==> flow/design.v <==
`timescale 1ns / 1ps
module rise_detect(
    input clk,
    input rst,
    input d,
    output rise
);
reg d_q;
always @(posedge clk) begin
    if(rst)
        d_q <= 0;
    else
        d_q <= d;
end
assign rise = d & ~d_q;
endmodule
`timescale 1ns / 1ps
module divider
#(parameter COUNT = 32'd499)
(
	input clk,
    input rst,
    input en,
    output divided_clk
    );
reg [31:0] count;
reg div_temp;
always @(posedge clk) begin
    if(rst) begin
        count <= 0;
        div_temp <= 0;
    end else if(en) begin
        count <= count + 1;
	    if(count == COUNT)
	    begin
	       count <= 0;
	       div_temp <= ~div_temp;
	    end
    end
end 
assign divided_clk = div_temp;
endmodule
`timescale 1ns / 1ps
module eight_bit_counter
#(parameter COUNT = 5)
(
    input wire clk,
    input wire rst,
    input wire tick,
    input wire reset_count,
    output wire rollover,
    output wire [7:0] count_out
);
reg int_rollover;
reg [7:0] int_count;
always @(posedge clk) begin
    if(rst || reset_count) begin
        int_count <= 0;
        int_rollover <= 0;
    end else if(tick) begin
        if(int_count == COUNT) begin
            int_count <= 0;
            int_rollover <= 1;
        end else begin
            int_count <= int_count + 1;
            int_rollover <= 0;
        end
    end 
end
assign rollover = int_rollover;
assign count_out = int_count;
endmodule
`timescale 1ns / 1ps
module bin_to_decimal(
	input [15:0] B,
	output reg [19:0] bcdout
	);
	reg [35:0] z;
	integer i;
always @(*)
  begin
    for(i = 0; i <= 35; i = i+1)
	z[i] = 0;
    z[18:3] = B;  
    repeat(13)
	 begin
	if(z[19:16] > 4)	
		z[19:16] = z[19:16] + 3;
	if(z[23:20] > 4) 	
		z[23:20] = z[23:20] + 3;
	if(z[27:24] > 4) 	
		z[27:24] = z[27:24] + 3;
	if(z[31:28] > 4) 	
		z[31:28] = z[31:28] + 3;
	if(z[35:32] > 4) 	
		z[35:32] = z[35:32] + 3;
	z[35:1] = z[34:0];
    end      
    bcdout = z[35:16]; 
  end         
endmodule
`timescale 1ns / 1ps
module increment_selector(
input selector,
input in_0,
input in_1,
output signal
    );
reg signal_temp;
always @(*) begin
    if(selector) begin
        signal_temp <= in_0;
    end else begin
        signal_temp <= in_1;
    end
end
assign signal = signal_temp;
endmodule
`timescale 1ns / 1ps
module count_time(
input master_clock,
input rst,
input set_time,
input increment_hours,
input increment_minutes,
output [5:0] raw_value_mins,
output [5:0] raw_value_hrs,
output [7:0] hours_bcd,
output [7:0] minutes_bcd,
output [7:0] seconds_bcd
    );
wire minutes_increment;
wire hours_increment;
wire seconds_ticker;
wire minutes_ticker;
wire hours_ticker;
wire [7:0] seconds_raw_value;
wire [7:0] minutes_raw_value;
wire [7:0] hours_raw_value;
wire seconds_tick;
wire minutes_tick;
wire hours_tick;
assign raw_value_hrs = hours_raw_value[5:0];
assign raw_value_mins = minutes_raw_value[5:0];
divider u1(
.clk(master_clock),
.rst(rst),
.en(1'b1),
.divided_clk(seconds_ticker)
);
rise_detect u1_edge(
.clk(master_clock),
.rst(rst),
.d(seconds_ticker),
.rise(seconds_tick)
);
eight_bit_counter #(.COUNT(59)) u2 (
.clk(master_clock),
.rst(rst),
.tick(seconds_tick),
.reset_count(1'b0),
.rollover(minutes_ticker),
.count_out(seconds_raw_value[7:0])
);
increment_selector u3(
.selector(set_time),
.in_0(increment_minutes),
.in_1(minutes_ticker),
.signal(minutes_increment)
);
rise_detect u3_edge(
.clk(master_clock),
.rst(rst),
.d(minutes_increment),
.rise(minutes_tick)
);
eight_bit_counter #(.COUNT(59)) u4 (
.clk(master_clock),
.rst(rst),
.tick(minutes_tick),
.reset_count(1'b0),
.count_out(minutes_raw_value[7:0]),
.rollover(hours_ticker)
);
increment_selector u5(
.selector(set_time),
.in_0(increment_hours),
.in_1(hours_ticker),
.signal(hours_increment)
);
rise_detect u5_edge(
.clk(master_clock),
.rst(rst),
.d(hours_increment),
.rise(hours_tick)
);
eight_bit_counter #(.COUNT(23)) u6 (
.clk(master_clock),
.rst(rst),
.tick(hours_tick),
.reset_count(1'b0),
.rollover(),
.count_out(hours_raw_value)
);
bin_to_decimal u7(
.B(seconds_raw_value[7:0]),
.bcdout(seconds_bcd)
);
bin_to_decimal u8(
.B(minutes_raw_value[7:0]),
.bcdout(minutes_bcd)
);
bin_to_decimal u9(
.B(hours_raw_value[7:0]),
.bcdout(hours_bcd)
);
endmodule
`timescale 1ns / 1ps
module debounce_button(
input clk,
input rst,
input debounce_in,
output debounce_out
    );
wire q_temp1;
wire q_temp2;
wire q_temp3;
wire q_temp3_bar;
wire slow_clk;
wire slow_tick;
assign q_temp3_bar = ~q_temp3;
assign debounce_out = q_temp3_bar & q_temp2;
d_flipflop u1(
.clk(clk),
.rst(rst),
.en(slow_tick),
.D(debounce_in),
.Q(q_temp1)
);
d_flipflop u2(
.clk(clk),
.rst(rst),
.en(slow_tick),
.D(q_temp1),
.Q(q_temp2)
);
d_flipflop u3(
.clk(clk),
.rst(rst),
.en(slow_tick),
.D(q_temp2),
.Q(q_temp3)
);
divider #(.COUNT(32'd15)) u4(
.clk(clk),
.rst(rst),
.en(1'b1),
.divided_clk(slow_clk)
);
rise_detect u4_edge(
.clk(clk),
.rst(rst),
.d(slow_clk),
.rise(slow_tick)
);
endmodule
module d_flipflop(
input clk,
input rst,
input en,
input D,
output reg Q
);
always @(posedge clk)begin
    if(rst)
        Q <= 0;
    else if(en)
        Q <= D;
end
endmodule
`timescale 1ns / 1ps
module set_time(
input master_clk,
input rst,
input change_selection,
input increment_selection,
output reg set_minutes,
output reg set_hours
    );
reg previous_change_selection_state;
reg previous_increment_selection_state;
reg mode;
always @(posedge master_clk) begin
    if(rst) begin
        mode <= 0;
        previous_change_selection_state <= 0;
    end else if(change_selection && !previous_change_selection_state) begin
        mode <= ~mode;
        previous_change_selection_state <= 1;
    end else if (!change_selection && previous_change_selection_state) begin
        mode <= mode;
        previous_change_selection_state <= 0;
    end else begin
        mode <= mode;
        previous_change_selection_state <= previous_change_selection_state;
    end
end
always @(posedge master_clk) begin
    if(rst) begin
        set_minutes <= 0;
        set_hours <= 0;
        previous_increment_selection_state <= 0;
    end else if(increment_selection && (!previous_increment_selection_state)) begin
        if(mode) begin
             set_minutes <= 1;
             set_hours <= 0;         
        end else begin
             set_minutes <= 0;
             set_hours <= 1;   
        end
        previous_increment_selection_state <= 1;
    end else if(!increment_selection && previous_increment_selection_state) begin
        set_minutes <= 0;
        set_hours <= 0; 
        previous_increment_selection_state <= 0;
    end else begin
        set_minutes <= 0;
        set_hours <= 0; 
        previous_increment_selection_state <= previous_increment_selection_state;
    end    
end    
endmodule
`timescale 1ns / 1ps
module stopwatch(
input master_clock,
input rst,
input enable,
input trigger,
input reset,
output [7:0] seconds_bcd,
output [7:0] milliseconds_bcd
    );
reg master_clock_mux;
reg trigger_enable;
reg previous_state;
wire milliseconds_tick;
wire seconds_tick;
wire milliseconds_ticker;
wire seconds_ticker;
wire [7:0] milliseconds_raw_value;
wire [7:0] seconds_raw_value;
always @(posedge master_clock) begin
    if(rst) begin
        trigger_enable <= 0;
        previous_state <= 0;
    end else if(trigger && !previous_state) begin
        trigger_enable <= ~trigger_enable;
        previous_state <= 1;
    end else if (!trigger && previous_state) begin
        trigger_enable <= trigger_enable;
        previous_state <= 0;
    end else begin
        trigger_enable <= trigger_enable;
        previous_state <= previous_state;
    end
end
always @(*) begin
    if(enable && trigger_enable) begin
        master_clock_mux = 1'b1;
    end
    else begin
        master_clock_mux = 1'b0;
    end
end
divider #(.COUNT(32'd4)) u1(
.clk(master_clock),
.rst(rst),
.en(master_clock_mux),
.divided_clk(milliseconds_ticker)
);
rise_detect u1_edge(
.clk(master_clock),
.rst(rst),
.d(milliseconds_ticker),
.rise(milliseconds_tick)
);
eight_bit_counter #(.COUNT(99)) u2 (
.clk(master_clock),
.rst(rst),
.tick(milliseconds_tick),
.reset_count(reset),
.count_out(milliseconds_raw_value[7:0]),
.rollover(seconds_ticker)
);
rise_detect u2_edge(
.clk(master_clock),
.rst(rst),
.d(seconds_ticker),
.rise(seconds_tick)
);
eight_bit_counter #(.COUNT(99)) u3 (
.clk(master_clock),
.rst(rst),
.tick(seconds_tick),
.rollover(),
.reset_count(reset),
.count_out(seconds_raw_value[7:0])
);
bin_to_decimal u4(
.B(milliseconds_raw_value[7:0]),
.bcdout(milliseconds_bcd)
);
bin_to_decimal u5(
.B(seconds_raw_value[7:0]),
.bcdout(seconds_bcd)
);
endmodule
`timescale 1ns / 1ps
module alarm(
input [5:0] alarm_mins,
input [5:0] alarm_hours,
input [5:0] mins_value,
input [5:0] hours_value,
output reg [15:0] flash
    );
always @(*) begin
    if((mins_value == alarm_mins) && (hours_value == alarm_hours)) begin
        flash <= 16'b1111111111111111;
    end else begin
        flash <= 0;
    end
end    
endmodule
`timescale 1ns / 1ps
module converter(
input [1:0] converter_input,
output reg [3:0] converter_output
    );
always @(*) begin
    case(converter_input)
        2'b00 : converter_output <= 4'b0001;
        2'b01 : converter_output <= 4'b0010;
        2'b10 : converter_output <= 4'b0100;
        default : converter_output <= 4'b1000;
    endcase
end   
endmodule
`timescale 1ns / 1ps
module mux
(
input selector,
input [15:0] group0,
input [15:0] group1,
output [15:0] group_out
);
reg [15:0] group_temp;    
assign group_out[15:0] = group_temp[15:0];  
always @(*) begin
    if(selector == 0) begin
        group_temp[15:0] <= group0[15:0];
    end
    else begin
        group_temp[15:0] <= group1[15:0];
    end
end    
endmodule
`timescale 1ns / 1ps
module display_demux(
input [1:0] mode,
input [15:0] clock_module_bcd,
input [15:0] stop_watch_bcd,
input [15:0] set_alarm_bcd,
output reg [15:0] output_bcd
);
always @(*) begin
    case(mode)
        2'b00 : output_bcd <= clock_module_bcd;
        2'b01 : output_bcd <= stop_watch_bcd;
        2'b10 : output_bcd <= clock_module_bcd;
        default : output_bcd <= set_alarm_bcd;
    endcase
end
endmodule
`timescale 1ns / 1ps
module seg7decimal(
	 input [15:0] x,
    input clk,
    input rst,
    input clr,
    output reg [6:0] a_to_g,
    output reg [3:0] an,
    output wire dp 
	 );
wire [1:0] s;	 
reg [3:0] digit;
wire [3:0] aen;
reg [3:0] clkdiv;
assign dp = 1;
assign s = clkdiv[3:2];
assign aen = 4'b1111;  
always @(posedge clk) 
	if (rst) digit <= 4'd0; else
	case(s)
	0:digit <= x[3:0];  
	1:digit <= x[7:4];  
	2:digit <= x[11:8];  
	3:digit <= x[15:12];  
	default:digit <= x[3:0];
	endcase
	always @(*)
case(digit)
0:a_to_g = 7'b1000000; 
1:a_to_g = 7'b1111001; 
2:a_to_g = 7'b0100100; 
3:a_to_g = 7'b0110000; 
4:a_to_g = 7'b0011001; 
5:a_to_g = 7'b0010010; 
6:a_to_g = 7'b0000010; 
7:a_to_g = 7'b1111000; 
8:a_to_g = 7'b0000000; 
9:a_to_g = 7'b0010000; 
'hA:a_to_g = 7'b0111111;  
'hB:a_to_g = 7'b1111111;  
'hC:a_to_g = 7'b1110111;
default: a_to_g = 7'b0000000;  
endcase
always @(*)begin
an=4'b1111;
if(aen[s] == 1)
an[s] = 0;
end
always @(posedge clk) begin
if ( clr == 1 || rst == 1)
clkdiv <= 0;
else
clkdiv <= clkdiv+1;
end
endmodule
`timescale 1ns / 1ps
 module Basys3_Abacus_Top(
	 input clk,
	 input rst,
    input btnC,
    input btnR,
    input btnU,
    input [15:0] sw,
     output [6:0] seg,
     output dp,
     output [3:0] an,
     output [15:0] led
 );
wire[15:0] seven_seg_input;
wire[15:0] clock_module_mux_output;
wire[15:0] joiner;
wire [7:0] hours_bcd;
wire [7:0] minutes_bcd;
wire [7:0] seconds_bcd;
wire [7:0] stopwatch_ms_bcd;
wire [7:0] stopwatch_s_bcd;
wire clock_mode;
wire stop_watch_mode;
wire set_time_mode;
wire set_alarm_mode;
wire set_time_inc_mins;
wire set_time_inc_hours;
wire [5:0] raw_value_mins;
wire [5:0] raw_value_hrs;
wire btnC_debounced;
wire btnU_debounced;
wire btnR_debounced;
debounce_button u_btnc(
.clk(clk),
.rst(rst),
.debounce_in(btnC),
.debounce_out(btnC_debounced)
);
debounce_button u_btnu(
.clk(clk),
.rst(rst),
.debounce_in(btnU),
.debounce_out(btnU_debounced)
);
debounce_button u_btnR(
.clk(clk),
.rst(rst),
.debounce_in(btnR),
.debounce_out(btnR_debounced)
);
converter u_mode(
.converter_input({sw[1],sw[0]}),
.converter_output({set_alarm_mode, set_time_mode, stop_watch_mode, clock_mode})
);
alarm u_alarm(
.alarm_mins(sw[9:4]),
.alarm_hours(sw[15:10]),
.mins_value(raw_value_mins),
.hours_value(raw_value_hrs),
.flash(led)
);
count_time u1(
.master_clock(clk),
.rst(rst),
.set_time(set_time_mode),
.increment_hours(set_time_inc_hours),
.increment_minutes(set_time_inc_mins),
.raw_value_mins(raw_value_mins),
.raw_value_hrs(raw_value_hrs),
.hours_bcd(hours_bcd),
.minutes_bcd(minutes_bcd),
.seconds_bcd(seconds_bcd)
);
mux u2(
.selector(btnC),
.group0({hours_bcd[7:0], minutes_bcd[7:0]}),
.group1(seconds_bcd[7:0]),
.group_out(clock_module_mux_output[15:0])
);
stopwatch u3
(
.master_clock(clk),
.rst(rst),
.enable(stop_watch_mode),
.trigger(btnC_debounced),
.reset(btnR_debounced),
.seconds_bcd(stopwatch_s_bcd),
.milliseconds_bcd(stopwatch_ms_bcd)
);
set_time u_set_time(
.master_clk(clk),
.rst(rst),
.change_selection(btnR_debounced),
.increment_selection(btnU_debounced),
.set_minutes(set_time_inc_mins),
.set_hours(set_time_inc_hours)
    );
display_demux u_display_demux(
.mode({sw[1],sw[0]}),
.clock_module_bcd(clock_module_mux_output),
.stop_watch_bcd({stopwatch_s_bcd, stopwatch_ms_bcd}),
.set_alarm_bcd(16'd0),
.output_bcd(seven_seg_input)
);
seg7decimal u5 (
.x(seven_seg_input[15:0]),
.clk(clk),
.rst(rst),
.clr(1'b0),
.a_to_g(seg),
.an(an),
.dp(dp)
);
endmodule
# ---- Step by step through the tools: Basys3_Abacus_Top
# The steps from the RTL of Basys3_Abacus_Top to its reports follow in flow order.
# Lines are those of the file above, counted from 1.
# Operators carry their Yosys type and port widths (W data, S select, Z words).
# The mark -- stands for no value.
dict set report setup {
  top_module {Basys3_Abacus_Top}
  clock {clk}
  library {sky130hd}
  pvt_corner {tt_025C_1v80}
}

# ---- Elaborated design
# Counts by Yosys on the flattened word-level netlist (proc, flatten, opt, wreduce; memories kept). Print and check cells are left out.
# Yosys's memory passes give these memory sizes; they may raise the number of words (mostly to a power of two), join words into wider ones and drop unused or constant bits.
dict set report classes {
  eq_ne 17
  add_sub_neg 77
  n_shift 3
  bitwise 32
  n_cmp 65
  reduce_and_logical 27
  n_mux 92
}
# cell count
set ops {}
lappend ops {{$gt A4 B3 Y1 const B} 55}
lappend ops {{$add A32 B1 Y32 const B} 5}
lappend ops {{$mux W4} 32}
lappend ops {{$add A4 B2 Y4 const B} 30}
lappend ops {{$mux W3} 35}
lappend ops {{$eq A32 B4 Y1 const B} 3}
lappend ops {{$add A3 B2 Y3 const B} 25}
lappend ops {{$add A8 B1 Y8 const B} 5}
lappend ops {{$mux W8} 5}
lappend ops {{$eq A32 B3 Y1 const B} 1}
lappend ops {{$eq A32 B9 Y1 const B} 1}
lappend ops {{$pmux W16 S2} 1}
lappend ops {{$mux W32} 1}
lappend ops {{$mux W16} 2}
lappend ops {{$not A1 Y1} 19}
lappend ops {{$eq A8 B6 Y1 const B} 2}
lappend ops {{$eq A8 B7 Y1 const B} 2}
lappend ops {{$pmux W4 S4} 1}
lappend ops {{$add A1 B2 Y3 const AB} 5}
lappend ops {{$add A1 B2 Y3 const B} 5}
lappend ops {{$gt A1 B3 Y1 const AB} 5}
lappend ops {{$gt A1 B3 Y1 const B} 5}
lappend ops {{$mux W1} 14}
lappend ops {{$reduce_or A2 Y1} 6}
lappend ops {{$eq A6 B6 Y1} 2}
lappend ops {{$and A1 B1 Y1} 11}
lappend ops {{$pmux W3 S3} 1}
lappend ops {{$logic_and A1 B1 Y1} 8}
# Not listed: further kinds 14, cells in them 26.
dict set report bits {
  rom_bits 112
  clocked_rd_ports_x_width 7
  output_inout_bits 28
  elab_cells 357
  mem_count 1
  regBits 236
}
# memory size width read_ports wr line_no
set mem_list {}
lappend mem_list {{(no name shown)} 16 7 1 0 511} ;# case(digit)

# ---- Depth
# Longest topological path by Yosys (ltp), each cell counted once; first at word level (registers and memories cut), then after technology mapping (sequential cells cut; the memories' decode and read muxes count).
dict set report logic_depth {
  ltp_word 18
  ABC_AREA 1
  depth_mapped 39
  depth_no_buf 39
}

# ---- Mapped cells and area
# The flow's flattened synthesis, as Yosys stat reports it; memories are mapped. The netlist is that of the ABC_AREA named above (0 if unset); the other value can give another one.
# cell_type count type_area_um2
set by_type {}
lappend by_type {sky130_fd_sc_hd__dfxtp_1 243 4.86E+03}
lappend by_type {sky130_fd_sc_hd__nand2_1 491 1.84E+03}
lappend by_type {sky130_fd_sc_hd__inv_1 367 1.38E+03}
lappend by_type {sky130_fd_sc_hd__ha_1 81 1.01E+03}
lappend by_type {sky130_fd_sc_hd__nand3_1 174 870.835}
lappend by_type {sky130_fd_sc_hd__nor2_1 207 776.995}
lappend by_type {sky130_fd_sc_hd__a21oi_1 116 580.557}
lappend by_type {sky130_fd_sc_hd__xor2_1 50 437.92}
lappend by_type {sky130_fd_sc_hd__o21ai_0 80 400.384}
lappend by_type {sky130_fd_sc_hd__nor4_1 57 356.592}
lappend by_type {sky130_fd_sc_hd__nand4_1 50 312.8}
lappend by_type {sky130_fd_sc_hd__nand2_2 39 243.984}
lappend by_type {sky130_fd_sc_hd__nand3_2 24 240.23}
lappend by_type {sky130_fd_sc_hd__nor3_1 46 230.221}
lappend by_type {sky130_fd_sc_hd__nor3b_1 20 150.144}
lappend by_type {sky130_fd_sc_hd__xnor2_1 17 148.893}
lappend by_type {sky130_fd_sc_hd__nand3b_1 17 127.622}
lappend by_type {sky130_fd_sc_hd__buf_4 16 120.115}
# Not listed: further types 40, cells in them 168.
dict set report synth_totals {
  n_buf 38
  ff_cells 243
  stdcells 2263
  yosys_area_um2 15367.2
}

# ---- Path before layout
# Source: OpenSTA report_checks on the synthesized netlist (no wires, ideal clock, input and output delay 20% of the period each), path of least setup slack; recovery checks are left aside. Register names are those of the netlist, which keeps one name where synthesis merged equal registers.
dict set report synth_path {
  path_type {input port to output port}
  startpoint {input sw[11]}
  endpoint {output led[10]}
  stages 5
  arrival_time_ps 3362
  path_slack_ps 4638
  t_first_pin_ps 2000
  required_ps 8000
  n_path_buf 1
  input_delay_ps 2000
  period_ps 10000
  path_delay_ps 1362
  synth_period_reached_ps 5362
}
# "path_delay_ps" = arrival - input delay + setup time.
# A path that ends at an output port has no setup time.
# "stages": output pins that drive a net of the path, with the launching flip-flop's if there is one; two outputs of one cell count as two.
# "synth_period_reached_ps" = period - worst setup slack (recovery checks aside). The figure is calculated, with input and output delays left at 20% of the set period.
# Between the ends stands the longest chain of elaborated cells between them, by number of cells; it is not shown to be the way that was timed. Of several equally long chains one is given.
# A line is the first line of the expression or statement that the cell stems from. Yosys adds cells for indexed reads and writes and turns some case tables into memories.
dict set report synth_via {
  path_cell_list {sky130_fd_sc_hd__xor2_1 sky130_fd_sc_hd__nor4_1 sky130_fd_sc_hd__nand3_1 sky130_fd_sc_hd__nor2_1 sky130_fd_sc_hd__buf_4}
  elab_chain_cells 3
}
# element line_no
set synth_lines {}
lappend synth_lines {{from (decl)} 546} ;# input [15:0] sw,
lappend synth_lines {{$eq A6 B6 Y1} 427} ;# if((mins_value == alarm_mins) && (hours_value == alarm_hours)) begin
lappend synth_lines {{$logic_and A1 B1 Y1} 427}
lappend synth_lines {{$mux W16} 427}
lappend synth_lines {{to (decl)} 550} ;# output [15:0] led

# ---- Path in the finished layout
# Path of least setup slack in the final report of entry A (OpenROAD, finished layout, wires in). Where an end is a register, its clock arrival counts in the times.
# The path's times are printed in steps of 10 ps; the period is the one set.
dict set report layout_path {
  path_type {input port to output port}
  startpoint {input sw[11]}
  endpoint {output led[9]}
  t_first_pin_ps 2000
  period_ps 10000
  required_ps 8000
  stages 7
  n_path_buf 3
  arrival_time_ps 4130
  input_delay_ps 2000
  path_slack_ps 3870
}
# Between the ends stands the longest chain of elaborated cells between them, by number of cells; it is not shown to be the way that was timed. Of several equally long chains one is given.
dict set report layout_via {
  path_cell_list {sky130_fd_sc_hd__clkdlybuf4s50_1 sky130_fd_sc_hd__xor2_1 sky130_fd_sc_hd__nor4_1 sky130_fd_sc_hd__nand3_1 sky130_fd_sc_hd__nor2_1 sky130_fd_sc_hd__buf_4 sky130_fd_sc_hd__clkdlybuf4s50_1}
  elab_chain_cells 3
}
# element line_no
set layout_lines {}
lappend layout_lines {{from (decl)} 546} ;# input [15:0] sw,
lappend layout_lines {{$eq A6 B6 Y1} 427} ;# if((mins_value == alarm_mins) && (hours_value == alarm_hours)) begin
lappend layout_lines {{$logic_and A1 B1 Y1} 427}
lappend layout_lines {{$mux W16} 427}
lappend layout_lines {{to (decl)} 550} ;# output [15:0] led

Top module Basys3_Abacus_Top; platform sky130hd; tools Yosys and OpenROAD; 2 stored runs in no particular order. Input and output delays are each 20% of the period that was set; the output load is 0.01 pF.
"period_less_ws_ps" = clock period - worst setup slack. The figure is calculated, with input and output delays left at 20% of the set period.
"worstPathTime_ps" means the part of the period allowed to the worst setup path (the constraints hold back 20% at inputs and 20% at outputs) less its slack; where the path has registers, the arrival times of their clocks count too.
"power_mw" rests on the timing tool's default activity at the inputs, not on a simulated workload.
"worstPathTime_ps" is given in steps of 10 ps.

[flow] entry A: files
==> flow/run.sh <==
#!/bin/bash
# the make line also repeats the synthesis and layout settings of config.mk as NAME=value (left out here)
make -C /OpenROAD-flow-scripts/flow DESIGN_CONFIG=/design/flow/config.mk WORK_HOME=/design/flow/orfs CLKGATE_MAP_FILE= finish
==> flow/config.mk <==
export PLATFORM = sky130hd
export DESIGN_NAME = Basys3_Abacus_Top
export DESIGN_NICKNAME = Basys3_Abacus_Top
export VERILOG_FILES = /design/flow/design.v
export SDC_FILE = /design/flow/constraint.sdc
export NUM_CORES = 4
export LEC_CHECK = 0
export ABC_AREA = 1
export CAP_MARGIN = 35
export CORE_ASPECT_RATIO = 1.09
export CORE_MARGIN = 2
export CORE_UTILIZATION = 40
export CTS_CLUSTER_SIZE = 90
export PLACE_DENSITY_LB_ADDON = 0.07
export SLEW_MARGIN = 20
==> flow/constraint.sdc <==
create_clock -name core_clock -period 10.0 [get_ports {clk}]
set_input_delay 2.0000 -clock core_clock [delete_from_list [all_inputs] [get_ports {clk}]]
set_output_delay 2.0000 -clock core_clock [all_outputs]
set_load 0.01 [all_outputs]

[flow] entry A: metrics
[metrics] period_less_ws_ps = 6127
[metrics] synthesis_area_um2 = 15367.2
[metrics] worstPathTime_ps = 2130
[metrics] critical_path_kind = input port to output port
[metrics] power_mw = 2.078
[metrics] final_setup_tns_ps = 0
[metrics] die_area_um2 = 40003.7
[metrics] timing.setup.ws_ps = 3873
[metrics] final_stdcell_area_um2 = 17207.8
[metrics] timing.hold.ws_ps = 436
[metrics] final_util_pct = 45.7

[flow] entry B: files
==> flow/run.sh <==
#!/bin/bash
# the make line also repeats the synthesis and layout settings of config.mk as NAME=value (left out here)
make -C /OpenROAD-flow-scripts/flow DESIGN_CONFIG=/design/flow/config.mk WORK_HOME=/design/flow/orfs CLKGATE_MAP_FILE= finish
==> flow/config.mk <==
export PLATFORM = sky130hd
export DESIGN_NAME = Basys3_Abacus_Top
export DESIGN_NICKNAME = Basys3_Abacus_Top
export VERILOG_FILES = /design/flow/design.v
export SDC_FILE = /design/flow/constraint.sdc
export NUM_CORES = 4
export LEC_CHECK = 0
export CAP_MARGIN = 20
export CORE_MARGIN = 2
export CORE_UTILIZATION = 40
export SLEW_MARGIN = 20
==> flow/constraint.sdc <==
create_clock -name core_clock -period 10.0 [get_ports {clk}]
set_input_delay 2.0000 -clock core_clock [delete_from_list [all_inputs] [get_ports {clk}]]
set_output_delay 2.0000 -clock core_clock [all_outputs]
set_load 0.01 [all_outputs]

[flow] entry B: metrics
[metrics] period_less_ws_ps = 6451
[metrics] synthesis_area_um2 = 16090.4
[metrics] worstPathTime_ps = 6450
[metrics] critical_path_kind = flip-flop to flip-flop
[metrics] power_mw = 2.113
[metrics] final_setup_tns_ps = 0
[metrics] die_area_um2 = 41846.8
[metrics] timing.setup.ws_ps = 3549
[metrics] final_stdcell_area_um2 = 17739.5
[metrics] timing.hold.ws_ps = 439
[metrics] final_util_pct = 44.6
